==> flow/design.v <==
module Hq2x #(parameter LENGTH = 16, parameter HALF_DEPTH = 1, parameter DWIDTH = HALF_DEPTH ? 11 : 23)
(
	input             clk,
	input             ce_in,
	input  [DWIDTH:0] inputpixel,
	input             mono,
	input             disable_hq2x,
	input             reset_frame,
	input             reset_line,
	input             ce_out,
	input       [1:0] read_y,
	input             hblank,
	output [DWIDTH:0] outpixel
);
localparam AWIDTH = $clog2(LENGTH)-1;
localparam DWIDTH1 = DWIDTH+1;
function [5:0] hq_table;
	input [7:0] idx;
begin
	case (idx)
		8'd0: hq_table = 6'd19;
		8'd1: hq_table = 6'd19;
		8'd2: hq_table = 6'd26;
		8'd3: hq_table = 6'd11;
		8'd4: hq_table = 6'd19;
		8'd5: hq_table = 6'd19;
		8'd6: hq_table = 6'd26;
		8'd7: hq_table = 6'd11;
		8'd8: hq_table = 6'd23;
		8'd9: hq_table = 6'd15;
		8'd10: hq_table = 6'd47;
		8'd11: hq_table = 6'd35;
		8'd12: hq_table = 6'd23;
		8'd13: hq_table = 6'd15;
		8'd14: hq_table = 6'd55;
		8'd15: hq_table = 6'd39;
		8'd16: hq_table = 6'd19;
		8'd17: hq_table = 6'd19;
		8'd18: hq_table = 6'd26;
		8'd19: hq_table = 6'd58;
		8'd20: hq_table = 6'd19;
		8'd21: hq_table = 6'd19;
		8'd22: hq_table = 6'd26;
		8'd23: hq_table = 6'd58;
		8'd24: hq_table = 6'd23;
		8'd25: hq_table = 6'd15;
		8'd26: hq_table = 6'd35;
		8'd27: hq_table = 6'd35;
		8'd28: hq_table = 6'd23;
		8'd29: hq_table = 6'd15;
		8'd30: hq_table = 6'd7;
		8'd31: hq_table = 6'd35;
		8'd32: hq_table = 6'd19;
		8'd33: hq_table = 6'd19;
		8'd34: hq_table = 6'd26;
		8'd35: hq_table = 6'd11;
		8'd36: hq_table = 6'd19;
		8'd37: hq_table = 6'd19;
		8'd38: hq_table = 6'd26;
		8'd39: hq_table = 6'd11;
		8'd40: hq_table = 6'd23;
		8'd41: hq_table = 6'd15;
		8'd42: hq_table = 6'd55;
		8'd43: hq_table = 6'd39;
		8'd44: hq_table = 6'd23;
		8'd45: hq_table = 6'd15;
		8'd46: hq_table = 6'd51;
		8'd47: hq_table = 6'd43;
		8'd48: hq_table = 6'd19;
		8'd49: hq_table = 6'd19;
		8'd50: hq_table = 6'd26;
		8'd51: hq_table = 6'd58;
		8'd52: hq_table = 6'd19;
		8'd53: hq_table = 6'd19;
		8'd54: hq_table = 6'd26;
		8'd55: hq_table = 6'd58;
		8'd56: hq_table = 6'd23;
		8'd57: hq_table = 6'd15;
		8'd58: hq_table = 6'd51;
		8'd59: hq_table = 6'd35;
		8'd60: hq_table = 6'd23;
		8'd61: hq_table = 6'd15;
		8'd62: hq_table = 6'd7;
		8'd63: hq_table = 6'd43;
		8'd64: hq_table = 6'd19;
		8'd65: hq_table = 6'd19;
		8'd66: hq_table = 6'd26;
		8'd67: hq_table = 6'd11;
		8'd68: hq_table = 6'd19;
		8'd69: hq_table = 6'd19;
		8'd70: hq_table = 6'd26;
		8'd71: hq_table = 6'd11;
		8'd72: hq_table = 6'd23;
		8'd73: hq_table = 6'd61;
		8'd74: hq_table = 6'd35;
		8'd75: hq_table = 6'd35;
		8'd76: hq_table = 6'd23;
		8'd77: hq_table = 6'd61;
		8'd78: hq_table = 6'd51;
		8'd79: hq_table = 6'd35;
		8'd80: hq_table = 6'd19;
		8'd81: hq_table = 6'd19;
		8'd82: hq_table = 6'd26;
		8'd83: hq_table = 6'd11;
		8'd84: hq_table = 6'd19;
		8'd85: hq_table = 6'd19;
		8'd86: hq_table = 6'd26;
		8'd87: hq_table = 6'd11;
		8'd88: hq_table = 6'd23;
		8'd89: hq_table = 6'd15;
		8'd90: hq_table = 6'd51;
		8'd91: hq_table = 6'd35;
		8'd92: hq_table = 6'd23;
		8'd93: hq_table = 6'd15;
		8'd94: hq_table = 6'd51;
		8'd95: hq_table = 6'd35;
		8'd96: hq_table = 6'd19;
		8'd97: hq_table = 6'd19;
		8'd98: hq_table = 6'd26;
		8'd99: hq_table = 6'd11;
		8'd100: hq_table = 6'd19;
		8'd101: hq_table = 6'd19;
		8'd102: hq_table = 6'd26;
		8'd103: hq_table = 6'd11;
		8'd104: hq_table = 6'd23;
		8'd105: hq_table = 6'd61;
		8'd106: hq_table = 6'd7;
		8'd107: hq_table = 6'd35;
		8'd108: hq_table = 6'd23;
		8'd109: hq_table = 6'd61;
		8'd110: hq_table = 6'd7;
		8'd111: hq_table = 6'd43;
		8'd112: hq_table = 6'd19;
		8'd113: hq_table = 6'd19;
		8'd114: hq_table = 6'd26;
		8'd115: hq_table = 6'd11;
		8'd116: hq_table = 6'd19;
		8'd117: hq_table = 6'd19;
		8'd118: hq_table = 6'd26;
		8'd119: hq_table = 6'd58;
		8'd120: hq_table = 6'd23;
		8'd121: hq_table = 6'd15;
		8'd122: hq_table = 6'd51;
		8'd123: hq_table = 6'd35;
		8'd124: hq_table = 6'd23;
		8'd125: hq_table = 6'd61;
		8'd126: hq_table = 6'd7;
		8'd127: hq_table = 6'd43;
		8'd128: hq_table = 6'd19;
		8'd129: hq_table = 6'd19;
		8'd130: hq_table = 6'd26;
		8'd131: hq_table = 6'd11;
		8'd132: hq_table = 6'd19;
		8'd133: hq_table = 6'd19;
		8'd134: hq_table = 6'd26;
		8'd135: hq_table = 6'd11;
		8'd136: hq_table = 6'd23;
		8'd137: hq_table = 6'd15;
		8'd138: hq_table = 6'd47;
		8'd139: hq_table = 6'd35;
		8'd140: hq_table = 6'd23;
		8'd141: hq_table = 6'd15;
		8'd142: hq_table = 6'd55;
		8'd143: hq_table = 6'd39;
		8'd144: hq_table = 6'd19;
		8'd145: hq_table = 6'd19;
		8'd146: hq_table = 6'd26;
		8'd147: hq_table = 6'd11;
		8'd148: hq_table = 6'd19;
		8'd149: hq_table = 6'd19;
		8'd150: hq_table = 6'd26;
		8'd151: hq_table = 6'd11;
		8'd152: hq_table = 6'd23;
		8'd153: hq_table = 6'd15;
		8'd154: hq_table = 6'd51;
		8'd155: hq_table = 6'd35;
		8'd156: hq_table = 6'd23;
		8'd157: hq_table = 6'd15;
		8'd158: hq_table = 6'd51;
		8'd159: hq_table = 6'd35;
		8'd160: hq_table = 6'd19;
		8'd161: hq_table = 6'd19;
		8'd162: hq_table = 6'd26;
		8'd163: hq_table = 6'd11;
		8'd164: hq_table = 6'd19;
		8'd165: hq_table = 6'd19;
		8'd166: hq_table = 6'd26;
		8'd167: hq_table = 6'd11;
		8'd168: hq_table = 6'd23;
		8'd169: hq_table = 6'd15;
		8'd170: hq_table = 6'd55;
		8'd171: hq_table = 6'd39;
		8'd172: hq_table = 6'd23;
		8'd173: hq_table = 6'd15;
		8'd174: hq_table = 6'd51;
		8'd175: hq_table = 6'd43;
		8'd176: hq_table = 6'd19;
		8'd177: hq_table = 6'd19;
		8'd178: hq_table = 6'd26;
		8'd179: hq_table = 6'd11;
		8'd180: hq_table = 6'd19;
		8'd181: hq_table = 6'd19;
		8'd182: hq_table = 6'd26;
		8'd183: hq_table = 6'd11;
		8'd184: hq_table = 6'd23;
		8'd185: hq_table = 6'd15;
		8'd186: hq_table = 6'd51;
		8'd187: hq_table = 6'd39;
		8'd188: hq_table = 6'd23;
		8'd189: hq_table = 6'd15;
		8'd190: hq_table = 6'd7;
		8'd191: hq_table = 6'd43;
		8'd192: hq_table = 6'd19;
		8'd193: hq_table = 6'd19;
		8'd194: hq_table = 6'd26;
		8'd195: hq_table = 6'd11;
		8'd196: hq_table = 6'd19;
		8'd197: hq_table = 6'd19;
		8'd198: hq_table = 6'd26;
		8'd199: hq_table = 6'd11;
		8'd200: hq_table = 6'd23;
		8'd201: hq_table = 6'd15;
		8'd202: hq_table = 6'd51;
		8'd203: hq_table = 6'd35;
		8'd204: hq_table = 6'd23;
		8'd205: hq_table = 6'd15;
		8'd206: hq_table = 6'd51;
		8'd207: hq_table = 6'd39;
		8'd208: hq_table = 6'd19;
		8'd209: hq_table = 6'd19;
		8'd210: hq_table = 6'd26;
		8'd211: hq_table = 6'd11;
		8'd212: hq_table = 6'd19;
		8'd213: hq_table = 6'd19;
		8'd214: hq_table = 6'd26;
		8'd215: hq_table = 6'd11;
		8'd216: hq_table = 6'd23;
		8'd217: hq_table = 6'd15;
		8'd218: hq_table = 6'd51;
		8'd219: hq_table = 6'd35;
		8'd220: hq_table = 6'd23;
		8'd221: hq_table = 6'd15;
		8'd222: hq_table = 6'd7;
		8'd223: hq_table = 6'd35;
		8'd224: hq_table = 6'd19;
		8'd225: hq_table = 6'd19;
		8'd226: hq_table = 6'd26;
		8'd227: hq_table = 6'd11;
		8'd228: hq_table = 6'd19;
		8'd229: hq_table = 6'd19;
		8'd230: hq_table = 6'd26;
		8'd231: hq_table = 6'd11;
		8'd232: hq_table = 6'd23;
		8'd233: hq_table = 6'd15;
		8'd234: hq_table = 6'd51;
		8'd235: hq_table = 6'd35;
		8'd236: hq_table = 6'd23;
		8'd237: hq_table = 6'd15;
		8'd238: hq_table = 6'd7;
		8'd239: hq_table = 6'd43;
		8'd240: hq_table = 6'd19;
		8'd241: hq_table = 6'd19;
		8'd242: hq_table = 6'd26;
		8'd243: hq_table = 6'd11;
		8'd244: hq_table = 6'd19;
		8'd245: hq_table = 6'd19;
		8'd246: hq_table = 6'd26;
		8'd247: hq_table = 6'd11;
		8'd248: hq_table = 6'd23;
		8'd249: hq_table = 6'd15;
		8'd250: hq_table = 6'd7;
		8'd251: hq_table = 6'd35;
		8'd252: hq_table = 6'd23;
		8'd253: hq_table = 6'd15;
		8'd254: hq_table = 6'd7;
		8'd255: hq_table = 6'd43;
		default: hq_table = 6'd0;
	endcase
end
endfunction
wire [5:0] hqrule = hq_table(nextpatt);
reg [23:0] Prev0, Prev1, Prev2, Curr0, Curr1, Curr2, Next0, Next1, Next2;
reg [23:0] A, B, D, F, G, H;
reg  [7:0] pattern, nextpatt;
reg  [1:0] cyc;
reg  curbuf;
reg  prevbuf;
wire iobuf = !curbuf;
wire diff0, diff1;
DiffCheck diffcheck0(Curr1, (cyc == 0) ? Prev0 : (cyc == 1) ? Curr0 : (cyc == 2) ? Prev2 : Next1, diff0);
DiffCheck diffcheck1(Curr1, (cyc == 0) ? Prev1 : (cyc == 1) ? Next0 : (cyc == 2) ? Curr2 : Next2, diff1);
wire [7:0] new_pattern = {diff1, diff0, pattern[7:2]};
wire [23:0] X = (cyc == 0) ? A : (cyc == 1) ? Prev1 : (cyc == 2) ? Next1 : G;
wire [23:0] blend_result_pre;
Blend blender(clk, ce_in, disable_hq2x ? 6'd0 : hqrule, Curr0, X, B, D, F, H, blend_result_pre);
wire [DWIDTH:0] Curr20tmp;
wire     [23:0] Curr20 = HALF_DEPTH ? h2rgb(Curr20tmp) : Curr20tmp;
wire [DWIDTH:0] Curr21tmp;
wire     [23:0] Curr21 = HALF_DEPTH ? h2rgb(Curr21tmp) : Curr21tmp;
reg  [AWIDTH:0] wrin_addr2;
reg  [DWIDTH:0] wrpix;
reg             wrin_en;
function [23:0] h2rgb;
	input [11:0] v;
begin
	h2rgb = mono ? {v[7:0], v[7:0], v[7:0]} : {v[11:8],v[11:8],v[7:4],v[7:4],v[3:0],v[3:0]};
end
endfunction
function [11:0] rgb2h;
	input [23:0] v;
begin
	rgb2h = mono ? {4'b0000, v[23:20], v[19:16]} : {v[23:20], v[15:12], v[7:4]};
end
endfunction
hq2x_in #(.LENGTH(LENGTH), .DWIDTH(DWIDTH)) hq2x_in
(
	.clk(clk),
	.rdaddr(offs),
	.rdbuf0(prevbuf),
	.rdbuf1(curbuf),
	.q0(Curr20tmp),
	.q1(Curr21tmp),
	.wraddr(wrin_addr2),
	.wrbuf(iobuf),
	.data(wrpix),
	.wren(wrin_en)
);
reg     [AWIDTH+1:0] read_x;
reg     [AWIDTH+1:0] wrout_addr; 
reg                  wrout_en;
reg  [DWIDTH1*4-1:0] wrdata, wrdata_pre;
wire [DWIDTH1*4-1:0] outpixel_x4;
reg  [DWIDTH1*2-1:0] outpixel_x2;
assign outpixel = read_x[0] ? outpixel_x2[DWIDTH1*2-1:DWIDTH1] : outpixel_x2[DWIDTH:0];
hq2x_buf #(.NUMWORDS(LENGTH*2), .AWIDTH(AWIDTH+1), .DWIDTH(DWIDTH1*4-1)) hq2x_out
(
	.clock(clk),
	.rdaddress({read_x[AWIDTH+1:1],read_y[1]}),
	.q(outpixel_x4),
	.data(wrdata),
	.wraddress(wrout_addr),
	.wren(wrout_en)
);
always @(posedge clk) begin
	if(ce_out) begin
		if(read_x[0]) outpixel_x2 <= read_y[0] ? outpixel_x4[DWIDTH1*4-1:DWIDTH1*2] : outpixel_x4[DWIDTH1*2-1:0];
		if(~hblank & ~&read_x) read_x <= read_x + 1'd1;
		if(hblank) read_x <= 0;
	end
end
wire [DWIDTH:0] blend_result = HALF_DEPTH ? rgb2h(blend_result_pre) : blend_result_pre[DWIDTH:0];
reg [AWIDTH:0] offs;
reg old_reset_line;
reg old_reset_frame;
reg [3:0] wrdata_finished;
reg [AWIDTH+1:0] waddr;
always @(posedge clk) begin
	wrout_en <= 0;
	wrin_en  <= 0;
	if(ce_in) begin
		case(cyc)
			0: wrdata[DWIDTH:0]                   <= blend_result;
			1: wrdata[DWIDTH1+DWIDTH:DWIDTH1]     <= blend_result;
			2: wrdata[DWIDTH1*3+DWIDTH:DWIDTH1*3] <= blend_result;
			3: wrdata[DWIDTH1*2+DWIDTH:DWIDTH1*2] <= blend_result;
		endcase
		wrdata_finished <= wrdata_finished << 1;
		if(wrdata_finished[3]) begin
			wrout_en <= 1;
			wrout_addr <= waddr;
		end
		if(~&offs) begin
			if (cyc == 1) begin
				Prev2 <= Curr20;
				Curr2 <= Curr21;
				Next2 <= HALF_DEPTH ? h2rgb(inputpixel) : inputpixel;
				wrpix <= inputpixel;
				wrin_addr2 <= offs;
				wrin_en <= 1;
			end
			if(cyc==3) begin
				offs <= offs + 1'd1;
				waddr <= {offs, curbuf};
				wrdata_finished[0] <= 1;
			end
		end
		pattern <= new_pattern;
		if(cyc==3) begin
			nextpatt <= {new_pattern[7:6], new_pattern[3], new_pattern[5], new_pattern[2], new_pattern[4], new_pattern[1:0]};
			{A, G} <= {Prev0, Next0};
			{B, F, H, D} <= {Prev1, Curr2, Next1, Curr0};
			{Prev0, Prev1} <= {Prev1, Prev2};
			{Curr0, Curr1} <= {Curr1, Curr2};
			{Next0, Next1} <= {Next1, Next2};
		end else begin
			nextpatt <= {nextpatt[5], nextpatt[3], nextpatt[0], nextpatt[6], nextpatt[1], nextpatt[7], nextpatt[4], nextpatt[2]};
			{B, F, H, D} <= {F, H, D, B};
		end
		cyc <= cyc + 1'b1;
		if(old_reset_line && ~reset_line) begin
			old_reset_frame <= reset_frame;
			offs <= 0;
			cyc <= 0;
			curbuf <= ~curbuf;
			prevbuf <= curbuf;
			{Prev0, Prev1, Prev2, Curr0, Curr1, Curr2, Next0, Next1, Next2} <= '0;
			if(old_reset_frame & ~reset_frame) begin
				curbuf <= 0;
				prevbuf <= 0;
			end
		end
		old_reset_line  <= reset_line;
	end
end
endmodule
module hq2x_in #(parameter LENGTH = 16, parameter DWIDTH = 11, parameter AWIDTH = $clog2(LENGTH)-1)
(
	input            clk,
	input [AWIDTH:0] rdaddr,
	input            rdbuf0, rdbuf1,
	output[DWIDTH:0] q0,q1,
	input [AWIDTH:0] wraddr,
	input            wrbuf,
	input [DWIDTH:0] data,
	input            wren
);
wire  [DWIDTH:0] out0, out1;
assign q0 = rdbuf0 ? out1 : out0;
assign q1 = rdbuf1 ? out1 : out0;
hq2x_buf #(.NUMWORDS(LENGTH), .AWIDTH(AWIDTH), .DWIDTH(DWIDTH)) buf0(clk,data,rdaddr,wraddr,wren && (wrbuf == 0),out0);
hq2x_buf #(.NUMWORDS(LENGTH), .AWIDTH(AWIDTH), .DWIDTH(DWIDTH)) buf1(clk,data,rdaddr,wraddr,wren && (wrbuf == 1),out1);
endmodule
module hq2x_buf #(parameter NUMWORDS = 16, parameter AWIDTH = 3, parameter DWIDTH = 11)
(
	input                 clock,
	input      [DWIDTH:0] data,
	input      [AWIDTH:0] rdaddress,
	input      [AWIDTH:0] wraddress,
	input                 wren,
	output reg [DWIDTH:0] q
);
reg [DWIDTH:0] ram[0:NUMWORDS-1];
always_ff@(posedge clock) begin
	if(wren) ram[wraddress] <= data;
	q <= ram[rdaddress];
end
endmodule
module DiffCheck
(
	input [23:0] rgb1,
	input [23:0] rgb2,
	output       result
);
	wire [7:0] r = rgb1[7:1]   - rgb2[7:1];
	wire [7:0] g = rgb1[15:9]  - rgb2[15:9];
	wire [7:0] b = rgb1[23:17] - rgb2[23:17];
	wire [8:0] t = $signed(r) + $signed(b);
	wire [9:0] y = $signed(t) + $signed({g[7], g});
	wire [8:0] u = $signed(r) - $signed(b);
	wire [9:0] v = $signed({g, 1'b0}) - $signed(t);
	wire y_inside = (y < 10'h60 || y >= 10'h3a0);
	wire u_inside = (!u[8:4] || &u[8:4]);  
	wire v_inside = (v < 10'h18 || v >= 10'h3e8);
	assign result = !(y_inside && u_inside && v_inside);
endmodule
module Blend
(
	input         clk,
	input         clk_en,
	input   [5:0] rule,
	input  [23:0] E,
	input  [23:0] A,
	input  [23:0] B,
	input  [23:0] D,
	input  [23:0] F,
	input  [23:0] H,
	output reg [23:0] Result
);
	localparam BLEND1 = 7'b110_10_00;  
	localparam BLEND2 = 7'b100_10_10;  
	localparam BLEND3 = 7'b101_10_01;  
	localparam BLEND4 = 7'b110_01_01;  
	localparam BLEND5 = 7'b010_11_11;  
	localparam BLEND6 = 7'b111_00_00;  
	reg [23:0] a,b,d,e,h,f;
	reg  [3:0] bl_rule;
	reg  [1:0] df_rule;
	always @(posedge clk) if (clk_en) begin
		{bl_rule,df_rule} <= rule;
		a <= A; b <= B; d <= D; e <= E; f <= F; h <= H;
	end
	wire is_diff;
	DiffCheck diff_checker(df_rule[1] ? b : h, df_rule[0] ? d : f, is_diff);
	reg [23:0] i10,i20,i30;
	reg  [6:0] op0;
	always @(posedge clk) if (clk_en) begin
		i10 <= e;
		case({!is_diff, bl_rule})
		1,11,12,13,17: {op0, i20, i30} <= {BLEND1, a, 24'd0};
		      2,14,18: {op0, i20, i30} <= {BLEND1, d, 24'd0};
		      3,15,19: {op0, i20, i30} <= {BLEND1, b, 24'd0};
			4,20,24,27: {op0, i20, i30} <= {BLEND2, d, b};
			      5,21: {op0, i20, i30} <= {BLEND2, a, b};
			      6,22: {op0, i20, i30} <= {BLEND2, a, d};
		        25,29: {op0, i20, i30} <= {BLEND5, d, b};
			        26: {op0, i20, i30} <= {BLEND6, d, b};
			        28: {op0, i20, i30} <= {BLEND4, d, b};
			        30: {op0, i20, i30} <= {BLEND3, b, d};
			        31: {op0, i20, i30} <= {BLEND3, d, b};
		      default: {op0, i20, i30} <= {BLEND1, e, 24'd0}; 
		endcase
	end
	reg [23:0] i1,i2,i3;
	reg  [6:0] op;
	always @(posedge clk) if (clk_en) begin
		op <= op0; i1 <= i10; i2 <= i20; i3 <= i30;
	end
	function  [34:0] mul24x3;
		input  [23:0] op1;
		input   [2:0] op2;
	begin
		mul24x3 = 0;
		if(op2[0]) mul24x3 = mul24x3 + {op1[23:16], 4'b0000, op1[15:8], 4'b0000, op1[7:0]};
		if(op2[1]) mul24x3 = mul24x3 + {op1[23:16], 4'b0000, op1[15:8], 4'b0000, op1[7:0], 1'b0};
		if(op2[2]) mul24x3 = mul24x3 + {op1[23:16], 4'b0000, op1[15:8], 4'b0000, op1[7:0], 2'b00};
	end
	endfunction
	wire [35:0] res = {mul24x3(i1, op[6:4]), 1'b0} + mul24x3(i2, {op[3:2], !op[3:2]}) + mul24x3(i3, {op[1:0], !op[3:2]});
	always @(posedge clk) if (clk_en) Result <= {res[35:28],res[23:16],res[11:4]};
endmodule
--- tool output ---
=== Step by step through the tools: Hq2x ===
Module Hq2x before and after one edit of its RTL, step after step.
"original" refers to lines of the RTL above, "edited" to lines of the edited file.
"difference": "edited" minus "original" as printed here. "relative change": 100 x difference / "original".
Operators: Yosys type, input widths -> output width; for muxes data width and select width s.
Not given: --

* Top module: Hq2x
* Clock input: clk
* Standard-cell library: sky130hd
* Timing corner: tt_025C_1v80

=== Diff ===
Unified diff, file above to edited file.
This change comes from a script, not from a designer. The edited design behaves differently; no optimisation was intended.

<pre>
@@ -491,5 +491,5 @@
 	end
 	wire is_diff;
-	DiffCheck diff_checker(df_rule[1] ? b : h, df_rule[0] ? d : f, is_diff);
+	assign is_diff = 0;
 	reg [23:0] i10,i20,i30;
 	reg  [6:0] op0;
</pre>

=== After elaboration ===
Source: Yosys, flattened and elaborated, memories not mapped. Widths are those after wreduce. Print and check cells do not count. Equal cells are merged and count once.
Memory sizes are those after Yosys's memory passes, which may raise the word count (mostly to a power of two), join words into wider ones and drop unused or constant bits.

{| class="wikitable"
|+ Word-level totals
! element !! original !! edited !! difference !! relative change (%)
|-
| memory cells || 4 || 4 || 0 || 0.00
|-
| output and inout port bits || 12 || 12 || 0 || 0.00
|-
| RAM bits || 1920 || 1920 || 0 || 0.00
|-
| ROM bits || 1536 || 1536 || 0 || 0.00
|-
| register bits after elaboration || 821 || 773 || -48 || -5.85
|-
| clocked read ports x word width || 78 || 78 || 0 || 0.00
|}

{| class="wikitable"
|+ Memory list
! element !! original !! edited
|-
| words x width with read and write ports || 256x6 r1 w0; hq2x_out.ram 32x48 r1 w1; hq2x_in.buf0.ram 16x12 r1 w1; hq2x_in.buf1.ram 16x12 r1 w1 || 256x6 r1 w0; hq2x_out.ram 32x48 r1 w1; hq2x_in.buf0.ram 16x12 r1 w1; hq2x_in.buf1.ram 16x12 r1 w1
|}

{| class="wikitable"
|+ Operators by class
! element !! original !! edited !! difference !! relative change (%)
|-
| $lt $le $gt $ge || 12 || 8 || -4 || -33.33
|-
| muxes and demuxes || 63 || 61 || -2 || -3.17
|-
| equal/unequal tests || 29 || 18 || -11 || -37.93
|-
| add/subtract/negate cells || 32 || 25 || -7 || -21.88
|-
| bitwise gates (word level) || 8 || 8 || 0 || 0.00
|-
| reductions and logical operators || 57 || 50 || -7 || -12.28
|}

{| class="wikitable"
|+ Operators with widths
! kind !! original !! edited !! difference !! relative change (%)
|-
| $eq 5x5->1 const B || 14 || 0 || -14 || -100.00
|-
| $eq 4x4->1 const B || 0 || 8 || +8 || --
|-
| $eq 5x4->1 const B || 5 || 0 || -5 || -100.00
|-
| $logic_or 1x1->1 || 9 || 6 || -3 || -33.33
|-
| $sub 7x7->8 || 9 || 6 || -3 || -33.33
|-
| $eq 5x3->1 const B || 3 || 0 || -3 || -100.00
|-
| $eq 4x3->1 const B || 0 || 3 || +3 || --
|-
| $mux 24 || 31 || 29 || -2 || -6.45
|-
| $logic_and 1x1->1 || 9 || 7 || -2 || -22.22
|-
| $ge 10x10->1 const B || 6 || 4 || -2 || -33.33
|-
| $reduce_or 2->1 || 3 || 5 || +2 || +66.67
|-
| $eq 5x2->1 const B || 2 || 0 || -2 || -100.00
|-
| $eq 4x2->1 const B || 0 || 2 || +2 || --
|-
| $reduce_and 5->1 || 4 || 3 || -1 || -25.00
|-
| $add 8x8->9 || 3 || 2 || -1 || -33.33
|-
| $add 9x8->10 || 3 || 2 || -1 || -33.33
|-
| $logic_not 5->1 || 3 || 2 || -1 || -33.33
|-
| $lt 10x5->1 const B || 3 || 2 || -1 || -33.33
|-
| $lt 10x7->1 const B || 3 || 2 || -1 || -33.33
|-
| $sub 8x8->9 || 3 || 2 || -1 || -33.33
|-
| $sub 9x9->10 || 3 || 2 || -1 || -33.33
|-
| $eq 5x1->1 const B || 1 || 0 || -1 || -100.00
|-
| $reduce_or 11->1 || 1 || 0 || -1 || -100.00
|-
| $reduce_or 12->1 || 1 || 0 || -1 || -100.00
|-
| $reduce_or 4->1 || 1 || 0 || -1 || -100.00
|-
| $reduce_or 8->1 || 1 || 0 || -1 || -100.00
|-
| $reduce_or 9->1 || 1 || 2 || +1 || +100.00
|-
| $eq 4x1->1 const B || 0 || 1 || +1 || --
|}

Not every row of either side is listed.

=== Depth ===
Yosys ltp: most cells in a row. Word level: on the elaborated netlist, between registers, memories and ports. Mapped: between sequential cells and ports; inverters and the memories' decode and read muxes count.

{| class="wikitable"
|+ Logic depth
! element !! original !! edited !! difference !! relative change (%)
|-
| word-level depth || 13 || 13 || 0 || 0.00
|-
| ABC_AREA || 0 || 0 || -- || --
|-
| depth in mapped cells || 32 || 32 || 0 || 0.00
|}

=== Netlist ===
The flow's flattened synthesis, as Yosys stat reports it; memories are mapped. The netlist is that of the ABC_AREA named above (0 if unset); the other value can give another one.

{| class="wikitable"
|+ Cell types
! cell !! original !! edited !! difference !! relative change (%)
|-
| sky130_fd_sc_hd__ha_1 || 343 || 290 || -53 || -15.45
|-
| sky130_fd_sc_hd__nand2_1 || 168 || 214 || +46 || +27.38
|-
| sky130_fd_sc_hd__edfxtp_1 || 2729 || 2685 || -44 || -1.61
|-
| sky130_fd_sc_hd__o21ai_0 || 227 || 183 || -44 || -19.38
|-
| sky130_fd_sc_hd__clkbuf_1 || 261 || 219 || -42 || -16.09
|-
| sky130_fd_sc_hd__inv_1 || 276 || 235 || -41 || -14.86
|-
| sky130_fd_sc_hd__buf_2 || 7 || 41 || +34 || +485.71
|-
| sky130_fd_sc_hd__and2_1 || 237 || 207 || -30 || -12.66
|-
| sky130_fd_sc_hd__mux2_2 || 270 || 242 || -28 || -10.37
|-
| sky130_fd_sc_hd__mux2i_1 || 146 || 118 || -28 || -19.18
|-
| sky130_fd_sc_hd__a21oi_1 || 316 || 290 || -26 || -8.23
|-
| sky130_fd_sc_hd__and3_1 || 28 || 2 || -26 || -92.86
|-
| sky130_fd_sc_hd__a41oi_1 || 25 || 0 || -25 || -100.00
|-
| sky130_fd_sc_hd__a222oi_1 || 0 || 24 || +24 || --
|-
| sky130_fd_sc_hd__buf_1 || 54 || 31 || -23 || -42.59
|-
| sky130_fd_sc_hd__a22oi_1 || 27 || 4 || -23 || -85.19
|-
| sky130_fd_sc_hd__o2111ai_1 || 26 || 3 || -23 || -88.46
|-
| sky130_fd_sc_hd__nor2_1 || 315 || 293 || -22 || -6.98
|}

Not every row of either side is listed.

{| class="wikitable"
|+ Synthesis totals
! element !! original !! edited !! difference !! relative change (%)
|-
| mapped cells || 6951 || 6493 || -458 || -6.59
|-
| flip-flops || 2803 || 2759 || -44 || -1.57
|-
| buffer cells || 324 || 299 || -25 || -7.72
|-
| synthesis area (µm²) || 121895.7 || 117396.3 || -4499.4 || -3.69
|}

By module: a second synthesis without flattening, with its own total; a netlist apart from the flattened one above.

{| class="wikitable"
|+ Second synthesis, totals
! element !! original !! edited !! difference !! relative change (%)
|-
| cells (unflattened synthesis) || 8209 || 7810 || -399 || -4.86
|-
| area (unflattened synthesis) (µm²) || 125181.3 || 120818.4 || -4362.9 || -3.49
|}

Rows give one instance, submodules left out.

{| class="wikitable"
|+ Modules, original
! module !! sequential area (µm²) !! cells !! area (µm²) !! instances
|-
| hq2x_buf || 47085.2 || 3365 || 60723.2 || 1
|-
| Hq2x || 14904.3 || 1548 || 21882.2 || 1
|-
| Blend || 9969.6 || 1758 || 20704.9 || 1
|-
| hq2x_buf || 6005.8 || 329 || 7599.8 || 2
|-
| DiffCheck || 0.0 || 284 || 2097.0 || 3
|-
| hq2x_in || 0.0 || 28 || 380.4 || 1
|}

{| class="wikitable"
|+ Modules, edited
! module !! sequential area (µm²) !! cells !! area (µm²) !! instances
|-
| hq2x_buf || 47085.2 || 3364 || 60724.5 || 1
|-
| Hq2x || 14904.3 || 1547 || 21959.8 || 1
|-
| Blend || 8468.1 || 1645 || 18360.1 || 1
|-
| hq2x_buf || 6005.8 || 329 || 7599.8 || 2
|-
| DiffCheck || 0.0 || 284 || 2097.0 || 2
|-
| hq2x_in || 0.0 || 28 || 380.4 || 1
|}

=== Timing after synthesis ===
OpenSTA on the mapped netlist: ideal clock, no wires. The path of least setup slack (recovery checks aside). Input and output delay are each 20% of the period. Register names are those of the netlist, which keeps one name where synthesis merged equal registers.

{| class="wikitable"
|+ Timing post-synthesis
! element !! original !! edited !! difference !! relative change (%)
|-
| path type || input -> register || input -> register || -- || --
|-
| start || input ce_in || input ce_in || -- || --
|-
| end || register Curr0[0] || register Curr0[0] || -- || --
|-
| driving pins on the path || 2 || 2 || 0 || 0.00
|-
| data arrival time (ns) || 6.636 || 6.636 || 0.000 || 0.00
|-
| period (ns) || 8.0 || 8.0 || 0.0 || 0.00
|-
| slack (ns) || 0.837 || 0.837 || 0.000 || --
|-
| library setup time (ns) || 0.527 || 0.527 || 0.000 || --
|-
| delay of the path (ns) || 5.563 || 5.563 || 0.000 || 0.00
|-
| external input delay (ns) || 1.600 || 1.600 || 0.000 || 0.00
|-
| data required time (ns) || 7.473 || 7.473 || 0.000 || 0.00
|-
| launch time at the first pin (ns) || 1.600 || 1.600 || 0.000 || 0.00
|-
| period reached after synthesis (ns) || 7.163 || 7.163 || 0.000 || 0.00
|}

"delay of the path" = arrival - input delay + setup time.
"driving pins on the path" counts driving pins, that of a launching flip-flop among them; a cell with two outputs on the path counts twice.
"period reached after synthesis" is the clock period less the worst setup slack; recovery checks do not enter. This is arithmetic on one report: input and output delays are still those of the set period (20% each).
The rows between start and end are the longest chain of elaborated cells between them; the timing report does not say that the signal goes this way. Where chains are equally long, one stands for them.
A line is the first line of the expression or statement that the cell stems from. Yosys adds cells for indexed reads and writes and turns some case tables into memories.

Between the ends, post-synthesis, original:
* Cell sequence: sky130_fd_sc_hd__and2_1 -> sky130_fd_sc_hd__nand2b_1
* Length of the longest elaborated chain: 1

{| class="wikitable"
|+ RTL lines, path post-synthesis, original
! element !! RTL line !! RTL
|-
| from (decl) || 4 || <nowiki>input ce_in,</nowiki>
|-
| $reduce_and 2->1 || -- ||
|-
| to (decl) || 282 || <nowiki>reg [23:0] Prev0, Prev1, Prev2, Curr0, Curr1, Curr2, Next0, Next1, Next2;</nowiki>
|}

Between the ends, post-synthesis, edited:
* Cell sequence: sky130_fd_sc_hd__and2_1 -> sky130_fd_sc_hd__nand2b_1
* Length of the longest elaborated chain: 1

{| class="wikitable"
|+ RTL lines, path post-synthesis, edited
! element !! RTL line !! RTL
|-
| from (decl) || 4 || <nowiki>input ce_in,</nowiki>
|-
| $reduce_and 2->1 || -- ||
|-
| to (decl) || 282 || <nowiki>reg [23:0] Prev0, Prev1, Prev2, Curr0, Curr1, Curr2, Next0, Next1, Next2;</nowiki>
|}

=== Path in the finished layout ===
From the final timing report of each run of set A: the path of least setup slack in the routed layout; clock arrival at registers is part of the times.

{| class="wikitable"
|+ Timing post-layout
! element !! original !! edited !! difference !! relative change (%)
|-
| path type || register -> register || register -> register || -- || --
|-
| start || register blender.df_rule[0] || register blender.op[2] || -- || --
|-
| end || register blender.i20[19] || register blender.Result[20] || -- || --
|-
| data required time (ns) || 8.68 || 8.62 || -0.06 || -0.69
|-
| driving pins on the path || 22 || 31 || +9 || +40.91
|-
| launch time at the first pin (ns) || 0.86 || 0.92 || +0.06 || +6.98
|-
| slack (ns) || 0.96 || 1.14 || +0.18 || --
|-
| data arrival time (ns) || 7.72 || 7.48 || -0.24 || -3.11
|-
| period (ns) || 8.0 || 8.0 || 0.0 || 0.00
|-
| library setup time (ns) || 0.17 || 0.25 || +0.08 || --
|}

The rows between start and end are the longest chain of elaborated cells between them; the timing report does not say that the signal goes this way. Where chains are equally long, one stands for them.

Between the ends, post-layout, original:
* Cell sequence: sky130_fd_sc_hd__edfxtp_1 -> sky130_fd_sc_hd__buf_4 -> sky130_fd_sc_hd__mux2i_1 -> sky130_fd_sc_hd__fa_1 -> sky130_fd_sc_hd__ha_1 -> sky130_fd_sc_hd__a21o_1 -> sky130_fd_sc_hd__a21oi_1 -> sky130_fd_sc_hd__o21bai_1 -> sky130_fd_sc_hd__a21oi_1 -> sky130_fd_sc_hd__o21bai_1 -> sky130_fd_sc_hd__a21oi_1 -> sky130_fd_sc_hd__xor2_1 -> sky130_fd_sc_hd__inv_1 -> sky130_fd_sc_hd__ha_1 -> sky130_fd_sc_hd__a2111oi_0 -> sky130_fd_sc_hd__a21oi_1 -> sky130_fd_sc_hd__o21ai_0 -> sky130_fd_sc_hd__or4b_4 -> sky130_fd_sc_hd__a221oi_4 -> sky130_fd_sc_hd__and3_1 -> sky130_fd_sc_hd__o21ai_0 -> sky130_fd_sc_hd__o2111ai_1
* Length of the longest elaborated chain: 11

{| class="wikitable"
|+ RTL lines, path post-layout, original
! element !! RTL line !! RTL
|-
| from (decl) || 487 || <nowiki>reg [1:0] df_rule;</nowiki>
|-
| $mux 24 || 493 || <nowiki>DiffCheck diff_checker(df_rule[1] ? b : h, df_rule[0] ? d : f, is_diff);</nowiki>
|-
| $sub 7x7->8 || 454 || <nowiki>wire [7:0] r = rgb1[7:1] - rgb2[7:1];</nowiki>
|-
| $add 8x8->9 || 457 || <nowiki>wire [8:0] t = $signed(r) + $signed(b);</nowiki>
|-
| $add 9x8->10 || 458 || <nowiki>wire [9:0] y = $signed(t) + $signed({g[7], g});</nowiki>
|-
| $lt 10x7->1 || 461 || <nowiki>wire y_inside = (y < 10'h60 || y >= 10'h3a0);</nowiki>
|-
| $logic_or 1x1->1 || 461 ||
|-
| $logic_and 1x1->1 (2 in a row) || 464 || <nowiki>assign result = !(y_inside && u_inside && v_inside);</nowiki>
|-
| $eq 5x2->1 || 498 || <nowiki>case({!is_diff, bl_rule})</nowiki>
|-
| $reduce_or 12->1 || -- ||
|-
| $pmux 24 s3 || 498 ||
|-
| to (decl) || 494 || <nowiki>reg [23:0] i10,i20,i30;</nowiki>
|}

Between the ends, post-layout, edited:
* Cell sequence: sky130_fd_sc_hd__edfxtp_1 -> sky130_fd_sc_hd__nor2_2 -> sky130_fd_sc_hd__buf_4 -> sky130_fd_sc_hd__nand2_1 -> sky130_fd_sc_hd__inv_1 -> sky130_fd_sc_hd__ha_1 -> sky130_fd_sc_hd__a21o_1 -> sky130_fd_sc_hd__a21oi_1 -> sky130_fd_sc_hd__o21bai_1 -> sky130_fd_sc_hd__a21oi_1 -> sky130_fd_sc_hd__xnor2_1 -> sky130_fd_sc_hd__nand2_1 -> sky130_fd_sc_hd__o21ai_0 -> sky130_fd_sc_hd__ha_1 -> sky130_fd_sc_hd__a21boi_0 -> sky130_fd_sc_hd__o21ai_0 -> sky130_fd_sc_hd__nand2b_1 -> sky130_fd_sc_hd__a21oi_1 -> sky130_fd_sc_hd__nor2b_1 -> sky130_fd_sc_hd__o21ai_0 -> sky130_fd_sc_hd__fa_1 -> sky130_fd_sc_hd__inv_1 -> sky130_fd_sc_hd__ha_1 -> sky130_fd_sc_hd__inv_1 -> sky130_fd_sc_hd__or2_1 -> sky130_fd_sc_hd__or3_1 -> sky130_fd_sc_hd__or3_4 -> sky130_fd_sc_hd__a21o_4 -> sky130_fd_sc_hd__o211ai_4 -> sky130_fd_sc_hd__a31oi_1 -> sky130_fd_sc_hd__xnor2_1
* Length of the longest elaborated chain: 8

{| class="wikitable"
|+ RTL lines, path post-layout, edited
! element !! RTL line !! RTL
|-
| from (decl) || 514 || <nowiki>reg [6:0] op;</nowiki>
|-
| from (assign) || 516 || <nowiki>op <= op0; i1 <= i10; i2 <= i20; i3 <= i30;</nowiki>
|-
| $logic_not 2->1 || 528 || <nowiki>wire [35:0] res = {mul24x3(i1, op[6:4]), 1'b0} + mul24x3(i2, {op[3:2], !op[3:2]}) + mul24x3(i3, {op[1:0], !op[ ...</nowiki>
|-
| $mux 32 || 523 || <nowiki>if(op2[0]) mul24x3 = mul24x3 + {op1[23:16], 4'b0000, op1[15:8], 4'b0000, op1[7:0]};</nowiki>
|-
| $add 32x33->34 || 524 || <nowiki>if(op2[1]) mul24x3 = mul24x3 + {op1[23:16], 4'b0000, op1[15:8], 4'b0000, op1[7:0], 1'b0};</nowiki>
|-
| $mux 35 || 524 ||
|-
| $add 35x34->35 || 525 || <nowiki>if(op2[2]) mul24x3 = mul24x3 + {op1[23:16], 4'b0000, op1[15:8], 4'b0000, op1[7:0], 2'b00};</nowiki>
|-
| $mux 35 || 525 ||
|-
| $add 36x35->36 (2 in a row) || 528 ||
|-
| to (assign) || 529 || <nowiki>always @(posedge clk) if (clk_en) Result <= {res[35:28],res[23:16],res[11:4]};</nowiki>
|-
| to (decl) || 477 || <nowiki>output reg [23:0] Result</nowiki>
|}

=== Measured runs ===
Both versions went through the flow (Yosys, OpenROAD) with the same settings in each pair. Constraints: input delay and output delay 20% of the set period each, output load 0.01 pF.

Flow settings, set A:
* CORE_UTILIZATION: 45
* PLACE_DENSITY: 0.6
* period_ns: 8.0
* CAP_MARGIN: 20
* CORE_MARGIN: 2
* SLEW_MARGIN: 20

{| class="wikitable"
|+ Results, set A
! element !! original !! edited !! difference !! relative change (%)
|-
| total negative slack on setup checks (ns) || 0.000 || 0.000 || 0.000 || --
|-
| total power after layout (µW) || 38990 || 37036 || -1954 || -5.01
|-
| clock period reached (ns) || 7.042 || 6.862 || -0.180 || -2.56
|-
| standard-cell area of the final layout (µm²) || 136661.0 || 131794.0 || -4867.0 || -3.56
|-
| worst hold slack after layout (ns) || 0.403 || 0.398 || -0.005 || --
|-
| chip area after synthesis (Yosys) (µm²) || 121895.7 || 117396.3 || -4499.4 || -3.69
|-
| post-route utilization (%) || 50.6 || 50.8 || +0.2 || --
|-
| total die area (µm²) || 275058.0 || 264983.0 || -10075.0 || -3.66
|-
| setup slack of the critical path (ns) || 0.958 || 1.138 || +0.180 || --
|}

Flow settings, set B:
* CELL_PAD_IN_SITES_DETAIL_PLACEMENT: 0
* CORE_ASPECT_RATIO: 0.79
* CORE_UTILIZATION: 53
* CTS_CLUSTER_DIAMETER: 276
* CTS_CLUSTER_SIZE: 39
* MAX_ROUTING_LAYER: met5
* MIN_ROUTING_LAYER: met1
* PLACE_DENSITY_LB_ADDON: 0.06
* period_ns: 4.6
* CAP_MARGIN: 20
* CORE_MARGIN: 2
* SLEW_MARGIN: 20

{| class="wikitable"
|+ Results, set B
! element !! original !! edited !! difference !! relative change (%)
|-
| total negative slack on setup checks (ns) || -91.719 || -21.968 || +69.751 || --
|-
| total power after layout (µW) || 62386 || 57126 || -5260 || -8.43
|-
| clock period reached (ns) || 6.030 || 6.054 || +0.024 || +0.40
|-
| standard-cell area of the final layout (µm²) || 138465.0 || 131564.0 || -6901.0 || -4.98
|-
| worst hold slack after layout (ns) || 0.426 || 0.396 || -0.030 || --
|-
| chip area after synthesis (Yosys) (µm²) || 121895.7 || 117396.3 || -4499.4 || -3.69
|-
| post-route utilization (%) || 60.5 || 59.8 || -0.7 || --
|-
| total die area (µm²) || 233872.0 || 225309.0 || -8563.0 || -3.66
|-
| setup slack of the critical path (ns) || -1.430 || -1.454 || -0.024 || --
|}

"clock period reached": clock period set for the run, less the worst setup slack. It is reckoned from that one timing run; input and output delays stay at 20% of the period that was set.
By "total power after layout" is meant OpenSTA's value without simulated activity: inputs other than the clock are taken to toggle once in ten clock periods, and the tool carries that through the logic.
--- end ---
